==> flow/design.v <==
module apb_master #(
    parameter DATA_WD = 8,
    parameter ADDR_WD = 8
) (
    input                         clk,
    input                         rst_n,
    input [DATA_WD + ADDR_WD : 0] cmd_in,
    input                         cmd_vld,
    input [DATA_WD - 1 : 0]       prdata,
    input                         pready,
    output                        cmd_rdy,
    output                        psel,
    output                        penable,
    output                        pwrite,
    output [ADDR_WD - 1 : 0]      paddr,
    output [DATA_WD - 1 : 0]      pwdata,
    output                        read_vld,
    output [DATA_WD - 1 : 0]      read_data
);
localparam [1:0] IDLE = 2'b00;
localparam [1:0] SETUP = 2'b01;
localparam [1:0] ACCESS = 2'b11;
reg [1:0] state,next_state;
reg r_psel,r_penable;
assign psel = r_psel;
assign penable = r_penable;
reg [DATA_WD + ADDR_WD : 0] r_cmd_in;
wire cmd_fire;
assign cmd_fire = cmd_vld && cmd_rdy;
assign cmd_rdy = state == IDLE;
always @(posedge clk or negedge rst_n) begin
    if(!rst_n) begin
        state <= IDLE;
    end
    else begin
        state <= next_state;
    end
end
always @(*) begin
    case(state)
        IDLE: begin
            if(cmd_fire) begin
                next_state = SETUP;
            end
            else begin
                next_state = IDLE;
            end
        end
        SETUP: begin
            next_state = ACCESS;
        end
        ACCESS: begin
            if(pready) begin
                next_state = IDLE;
            end
            else begin
                next_state = ACCESS;
            end
        end
        default: begin
            next_state = IDLE;
        end
    endcase
end
always @(*) begin
    r_psel = 'b0;
    r_penable = 'b0;
    case(state)
        IDLE: begin
        end
        SETUP: begin
            r_psel = 1'b1;
        end
        ACCESS: begin
            r_psel = 1'b1;
            r_penable = 1'b1;
        end
        default: begin
        end
    endcase
end
always @(posedge clk or negedge rst_n) begin
    if(!rst_n) begin
        r_cmd_in <= 'b0;
    end
    else if(cmd_fire) begin
        r_cmd_in <= cmd_in;
    end
end
assign paddr  = r_cmd_in[DATA_WD + ADDR_WD - 1 : DATA_WD];
assign pwdata = r_cmd_in[DATA_WD - 1 : 0];
assign pwrite = r_cmd_in[DATA_WD + ADDR_WD];
assign read_data = prdata;
assign read_vld = ~pwrite && pready;
endmodule
module apb_slave #(
    parameter DATA_WD = 8,
    parameter ADDR_WD = 8 
) (
    input                    clk,
    input                    rst_n,
    input                    psel,
    input                    penable,
    input                    pwrite,
    input  [ADDR_WD - 1 : 0] paddr,
    input  [DATA_WD - 1 : 0] pwdata,
    output [DATA_WD - 1 : 0] prdata,
    output                   pready
);
localparam ADDR_MAX = (1 << ADDR_WD);
reg [DATA_WD - 1 : 0] mem [ADDR_MAX - 1 : 0];
localparam [1:0] IDLE = 2'b00;
localparam [1:0] SETUP = 2'b01;
localparam [1:0] ACCESS = 2'b11; 
reg [1:0] state,next_state;
wire apb_fire;
assign apb_fire = psel && penable && pready;
always @(posedge clk or negedge rst_n) begin
    if(!rst_n) begin
        state <= IDLE;
    end
    else begin
        state <= next_state;
    end
end
always @(*) begin
    case(state) 
        IDLE: begin
            if(psel) begin
                next_state = SETUP;
            end
            else begin
                next_state = IDLE;
            end
        end
        SETUP: begin
            next_state = ACCESS;
        end
        ACCESS: begin
            if(!pready) begin
                next_state = ACCESS;
            end
            else if(psel) begin
                next_state = SETUP;
            end
            else begin
                next_state = IDLE;
            end
        end
        default: begin
            next_state = IDLE;
        end
    endcase
end
reg r_pready;
assign pready = r_pready;
always @(*) begin
    case(state)
        IDLE: begin
            r_pready = 1'b0;            
        end 
        SETUP: begin
            r_pready = 1'b0;            
        end
        ACCESS: begin
            if(psel && penable) begin
                r_pready = 1'b1;
            end
            else begin
                r_pready = 1'b0;
            end
        end
        default: begin
            r_pready = 1'b0;
        end
    endcase
end
always @(posedge clk) begin
    if(apb_fire && pwrite) begin
        mem[paddr] <= pwdata;
    end
end
assign prdata = mem[paddr];
endmodule
module apb_top #(
    parameter DATA_WD = 8,
    parameter ADDR_WD = 8 
) (
    input                         clk,
    input                         rst_n,
    input [DATA_WD + ADDR_WD : 0] cmd_in,
    input                         cmd_vld,
    output                        cmd_rdy,
    output                        read_vld,
    output [DATA_WD - 1 : 0]      read_data
);
    wire psel,penable,pwrite,pready;
    wire [DATA_WD - 1 : 0] pwdata;
    wire [ADDR_WD - 1 : 0] paddr;
    wire [DATA_WD - 1 : 0] prdata;
   apb_master  #(
              .DATA_WD(DATA_WD),
              .ADDR_WD(ADDR_WD)
            )u_apb_master(
              .clk(clk),
              .rst_n(rst_n),
              .cmd_in(cmd_in),
              .cmd_vld(cmd_vld),
              .prdata(prdata),
              .pready(pready),
              .cmd_rdy(cmd_rdy),
              .psel(psel),
              .penable(penable),
              .pwrite(pwrite),
              .paddr(paddr),
              .pwdata(pwdata),
              .read_vld(read_vld),
              .read_data(read_data)
            );
   apb_slave  #(
             .DATA_WD(DATA_WD),
             .ADDR_WD(ADDR_WD)
           )u_apb_slave(
             .clk(clk),
             .rst_n(rst_n),
             .psel(psel),
             .penable(penable),
             .pwrite(pwrite),
             .paddr(paddr),
             .pwdata(pwdata),
             .prdata(prdata),
             .pready(pready)
           );
endmodule
From RTL to reports: apb_top
The steps from the RTL of apb_top to its reports follow in flow order.
Lines are those of the file above, counted from 1.
Cell names lack the library's common part.
{"block": "design", "design": "apb_top", "clock_port": "clk", "lib": "sky130hd", "pvt_corner": "tt_025C_1v80"}

Elaborated design
Source: Yosys, flattened and elaborated, memories not mapped. Widths are those after wreduce; folded enables and synchronous resets count as part of the registers. Registers that Yosys merges into a memory's read port (data or address) are not register bits. Print and check cells do not count. Equal cells are merged and count once.
Yosys's memory passes give these memory sizes; they may raise the number of words (mostly to a power of two), join words into wider ones and drop unused or constant bits.
{"block": "classes", "eq_ne": 4, "mux": 13, "logic": 1, "reduce_and_logical": 8}
{"block": "op_table", "op": "8-bit 2-to-1 mux", "count": 2}
{"block": "op_table", "op": "2-bit case mux with 3-bit select", "count": 2}
{"block": "op_table", "op": "1-bit 2-to-1 mux", "count": 7}
{"block": "op_table", "op": "1-bit logical AND", "count": 5}
{"block": "op_table", "op": "2-bit by 1-bit equality test with 1-bit output with constant B", "count": 2}
{"block": "op_table", "op": "2-bit equality test with constant B", "count": 2}
{"block": "op_table", "op": "2-bit logical NOT", "count": 2}
{"block": "op_table", "op": "2-bit 2-to-1 mux", "count": 2}
{"block": "op_table", "op": "2-bit OR reduction", "count": 1}
{"block": "op_table", "op": "1-bit NOT", "count": 1}
{"block": "word_totals", "ff_bits": 21, "mem_bits_rw": 2048, "n_memories": 1, "out_inout_bits": 10, "word_cells": 30}
{"block": "memory_table", "name": "u_apb_slave.mem", "size": 256, "word_bits": 8, "rd": 1, "write_ports": 1, "line": 111, "text": "reg [DATA_WD - 1 : 0] mem [ADDR_MAX - 1 : 0];"}

Logic depth
Longest topological path by Yosys (ltp), each cell counted once; first at word level (registers and memories cut), then after technology mapping (sequential cells cut; the memories' decode and read muxes count).
{"block": "logic_depth", "ltp_word": 9, "abc_area": 0, "depth_mapped": 9, "mapped_depth_nobuf": 5}

Synthesis result
The flow's flattened synthesis, as Yosys stat reports it; memories are mapped. The netlist is that of the ABC_AREA named above (0 if unset); the other value can give another one.
{"block": "by_type", "cell_type": "edfxtp_1", "count": 2048, "area_total_um2": 6.15E+04}
{"block": "by_type", "cell_type": "mux4_2", "count": 512, "area_total_um2": 1.15E+04}
{"block": "by_type", "cell_type": "a22oi_1", "count": 256, "area_total_um2": 1.92E+03}
{"block": "by_type", "cell_type": "nor2_1", "count": 264, "area_total_um2": 990.95}
{"block": "by_type", "cell_type": "a21oi_1", "count": 129, "area_total_um2": 645.619}
{"block": "by_type", "cell_type": "clkbuf_1", "count": 151, "area_total_um2": 566.794}
{"block": "by_type", "cell_type": "dfrtp_1", "count": 21, "area_total_um2": 525.504}
{"block": "by_type", "cell_type": "o41ai_1", "count": 32, "area_total_um2": 280.269}
{"block": "by_type", "cell_type": "buf_2", "count": 39, "area_total_um2": 195.187}
{"block": "by_type", "cell_type": "mux2_2", "count": 16, "area_total_um2": 180.173}
{"block": "by_type", "cell_type": "nand2_1", "count": 32, "area_total_um2": 120.115}
{"block": "by_type", "cell_type": "buf_4", "count": 12, "area_total_um2": 90.086}
{"block": "by_type", "cell_type": "buf_6", "count": 8, "area_total_um2": 90.086}
{"block": "by_type", "cell_type": "buf_1", "count": 16, "area_total_um2": 60.058}
{"block": "by_type", "cell_type": "nand4_1", "count": 9, "area_total_um2": 56.304}
{"block": "by_type", "cell_type": "dfstp_2", "count": 2, "area_total_um2": 52.55}
{"block": "by_type", "cell_type": "nor2b_1", "count": 6, "area_total_um2": 37.536}
{"block": "by_type", "cell_type": "nand3_1", "count": 5, "area_total_um2": 25.024}
Not listed: further types 9, cells in them 16.
{"block": "mapped", "cell_count": 3574, "synth_area_um2": 78957.0, "seq_area_um2": 62077.0, "flip_flops": 2071, "buf_cells": 226}
The figures by module come from a second, unflattened synthesis with its own total; it is not the netlist above.
{"block": "unflattened", "hier_cells": 3581, "hier_area_um2": 79047.1}
Rows give one instance, submodules left out.
{"block": "modules", "module": "apb_slave", "instances": 1, "n_cells": 3526, "area_um2": 78196.2, "seq_area_um2": 61575.3}
{"block": "modules", "module": "apb_master", "instances": 1, "n_cells": 55, "area_um2": 850.8, "seq_area_um2": 501.7}
{"block": "modules", "module": "apb_top", "instances": 1, "n_cells": 0, "area_um2": 0.0, "seq_area_um2": 0.0}

Timing after synthesis
Source: OpenSTA report_checks on the synthesized netlist (no wires, ideal clock, input and output delay 20% of the period each), path of least setup slack; recovery checks are left aside. Register names are those of the netlist, which keeps one name where synthesis merged equal registers.
{"block": "synth_timing", "path_kind": "flip-flop to flip-flop", "from": "reg u_apb_master.r_cmd_in[0]", "to": "mem u_apb_slave.mem[0][0]", "period_ns": 6.0, "launch_ns": 0.000, "t_arrival_ns": 3.179, "required_ns": 5.197, "slack_ns": 2.018, "path_delay_ns": 3.982, "path_stages": 1, "n_path_buf": 0, "synth_period_reached_ns": 3.982}
"path_delay_ns" is the arrival time less input delay plus setup time.
"path_stages" counts driving pins, that of a launching flip-flop among them; a cell with two outputs on the path counts twice.
"synth_period_reached_ns" is the clock period less the worst setup slack; recovery checks do not enter. This is arithmetic on one report: input and output delays are still those of the set period (20% each).
Between the ends stands the longest chain of elaborated cells between them, by number of cells; it is not shown to be the way that was timed. Of several equally long chains one is given.
Each line given opens the expression or statement behind the cell; cells for indexed reads and writes are added by Yosys, which also makes memories of some case tables.
{"block": "synth_between", "path_cell_list": "dfrtp_1", "elab_chain_cells": 1, "cells_between": 1, "lines_between": 1}
{"block": "synth_lines", "element": "start, declared", "line": 27, "text": "reg [DATA_WD + ADDR_WD : 0] r_cmd_in;"}
{"block": "synth_lines", "element": "start, assigned", "line": 84, "text": "r_cmd_in <= 'b0;"}
{"block": "synth_lines", "element": "start, assigned", "line": 87, "text": "r_cmd_in <= cmd_in;"}
{"block": "synth_lines", "element": "8-bit 2-to-1 mux", "line": 179, "text": "if(apb_fire && pwrite) begin"}
{"block": "synth_lines", "element": "end, declared", "line": 111, "text": "reg [DATA_WD - 1 : 0] mem [ADDR_MAX - 1 : 0];"}

Worst path after layout
From the final timing report of flow run 1: the path of least setup slack in the routed layout; clock arrival at registers is part of the times.
{"block": "layout_timing", "path_kind": "flip-flop to output port", "from": "reg u_apb_master.r_cmd_in[8]", "to": "out read_data[3]", "period_ns": 3.59, "output_delay_ns": 0.72, "launch_ns": 0.72, "t_arrival_ns": 3.92, "required_ns": 2.87, "slack_ns": -1.04, "path_stages": 13, "n_path_buf": 7}
Between the ends stands the longest chain of elaborated cells between them, by number of cells; it is not shown to be the way that was timed. Of several equally long chains one is given.
The chain passes a memory read, where the word-level depth is cut; so it can be longer than that depth.
{"block": "layout_between", "path_cell_list": "dfrtp_4 -> buf_12 -> buf_8 -> buf_12 -> buf_16 -> buf_12 -> mux4_2 -> a22oi_2 -> a21oi_4 -> o41ai_4 -> buf_4 -> nand4_1 -> buf_2", "elab_chain_cells": 1, "cells_between": 1, "lines_between": 1}
{"block": "layout_lines", "element": "start, declared", "line": 27, "text": "reg [DATA_WD + ADDR_WD : 0] r_cmd_in;"}
{"block": "layout_lines", "element": "start, assigned", "line": 84, "text": "r_cmd_in <= 'b0;"}
{"block": "layout_lines", "element": "start, assigned", "line": 87, "text": "r_cmd_in <= cmd_in;"}
{"block": "layout_lines", "element": "memory 256 x 8 bit", "line": 111, "text": "reg [DATA_WD - 1 : 0] mem [ADDR_MAX - 1 : 0];"}
{"block": "layout_lines", "element": "end, declared", "line": 195, "text": "output [DATA_WD - 1 : 0]      read_data"}

Memo
Re: implementation data of apb_top

4 stored runs of apb_top in the flow (synthesis by Yosys, layout by OpenROAD, sky130hd cells), in arbitrary order. Constraints: input delay and output delay 20% of the set period each, output load 0.01 pF.
"clock_period_reached_ns" means the clock period less the worst setup slack. The figure is calculated, with input and output delays left at 20% of the set period.
By "worst_path_allowed_less_slack_ns" is meant the share of the clock period that the worst setup path is allowed (20% is reserved at inputs, 20% at outputs), minus its slack. Clock arrival times at its registers enter into it.

{"run": "flow run 1", "settings": { "ABC_AREA": 0, "CAP_MARGIN": 10, "CELL_PAD_IN_SITES_DETAIL_PLACEMENT": 0, "CELL_PAD_IN_SITES_GLOBAL_PLACEMENT": 2, "CORE_ASPECT_RATIO": 1.17, "CORE_MARGIN": 3, "CORE_UTILIZATION": 68, "CTS_CLUSTER_DIAMETER": 205, "CTS_CLUSTER_SIZE": 38, "GPL_ROUTABILITY_DRIVEN": 1, "GPL_TIMING_DRIVEN": 1, "HOLD_SLACK_MARGIN": 0.1, "MAX_ROUTING_LAYER": "met4", "MIN_ROUTING_LAYER": "met1", "TNS_END_PERCENT": 50, "period_ns": 3.59, "SLEW_MARGIN": 20 }, "results": { "finish.stdcell_area_um2": 88110.8, "worst_setup_slack_ns": -1.045, "die_footprint_um2": 120250.0, "synth_area_um2": 78957.0, "worst_path_allowed_less_slack_ns": 3.92, "timing.worst_path_kind": "flip-flop to output port", "clock_period_reached_ns": 4.635 }}
{"run": "flow run 2", "settings": { "ABC_AREA": 0, "CAP_MARGIN": 20, "CELL_PAD_IN_SITES_DETAIL_PLACEMENT": 1, "CORE_ASPECT_RATIO": 1.66, "CORE_UTILIZATION": 26, "CTS_CLUSTER_SIZE": 94, "GPL_TIMING_DRIVEN": 1, "HOLD_SLACK_MARGIN": 0.28, "MAX_ROUTING_LAYER": "met5", "PLACE_DENSITY": 0.95, "SETUP_SLACK_MARGIN": 1.12, "SLEW_MARGIN": 5, "period_ns": 5.27, "CORE_MARGIN": 2 }, "results": { "finish.stdcell_area_um2": 93592.3, "worst_setup_slack_ns": -0.792, "die_footprint_um2": 308247.0, "synth_area_um2": 78957.0, "worst_path_allowed_less_slack_ns": 5.01, "timing.worst_path_kind": "flip-flop to output port", "clock_period_reached_ns": 6.062 }}
{"run": "flow run 3", "settings": { "ABC_AREA": 1, "CAP_MARGIN": 35, "CELL_PAD_IN_SITES_DETAIL_PLACEMENT": 2, "CORE_ASPECT_RATIO": 0.98, "CORE_UTILIZATION": 26, "CTS_CLUSTER_DIAMETER": 273, "CTS_CLUSTER_SIZE": 44, "PLACE_DENSITY_LB_ADDON": 0.12, "SETUP_SLACK_MARGIN": 1.4, "SLEW_MARGIN": 15, "TNS_END_PERCENT": 15, "period_ns": 4.94, "CORE_MARGIN": 2 }, "results": { "finish.stdcell_area_um2": 97270.8, "worst_setup_slack_ns": 0.205, "die_footprint_um2": 332800.0, "synth_area_um2": 85331.8, "worst_path_allowed_less_slack_ns": 3.75, "timing.worst_path_kind": "flip-flop to output port", "clock_period_reached_ns": 4.735 }}
{"run": "flow run 4", "settings": { "ABC_AREA": 1, "CAP_MARGIN": 0, "CTS_CLUSTER_DIAMETER": 230, "CTS_CLUSTER_SIZE": 72, "HOLD_SLACK_MARGIN": 0.24, "PLACE_DENSITY_LB_ADDON": 0.28, "SETUP_SLACK_MARGIN": -0.09, "SLEW_MARGIN": 40, "TNS_END_PERCENT": 15, "period_ns": 3.56, "CORE_MARGIN": 2, "CORE_UTILIZATION": 40 }, "results": { "finish.stdcell_area_um2": 94872.2, "worst_setup_slack_ns": -0.721, "die_footprint_um2": 217040.0, "synth_area_um2": 85331.8, "worst_path_allowed_less_slack_ns": 3.57, "timing.worst_path_kind": "flip-flop to output port", "clock_period_reached_ns": 4.281 }}
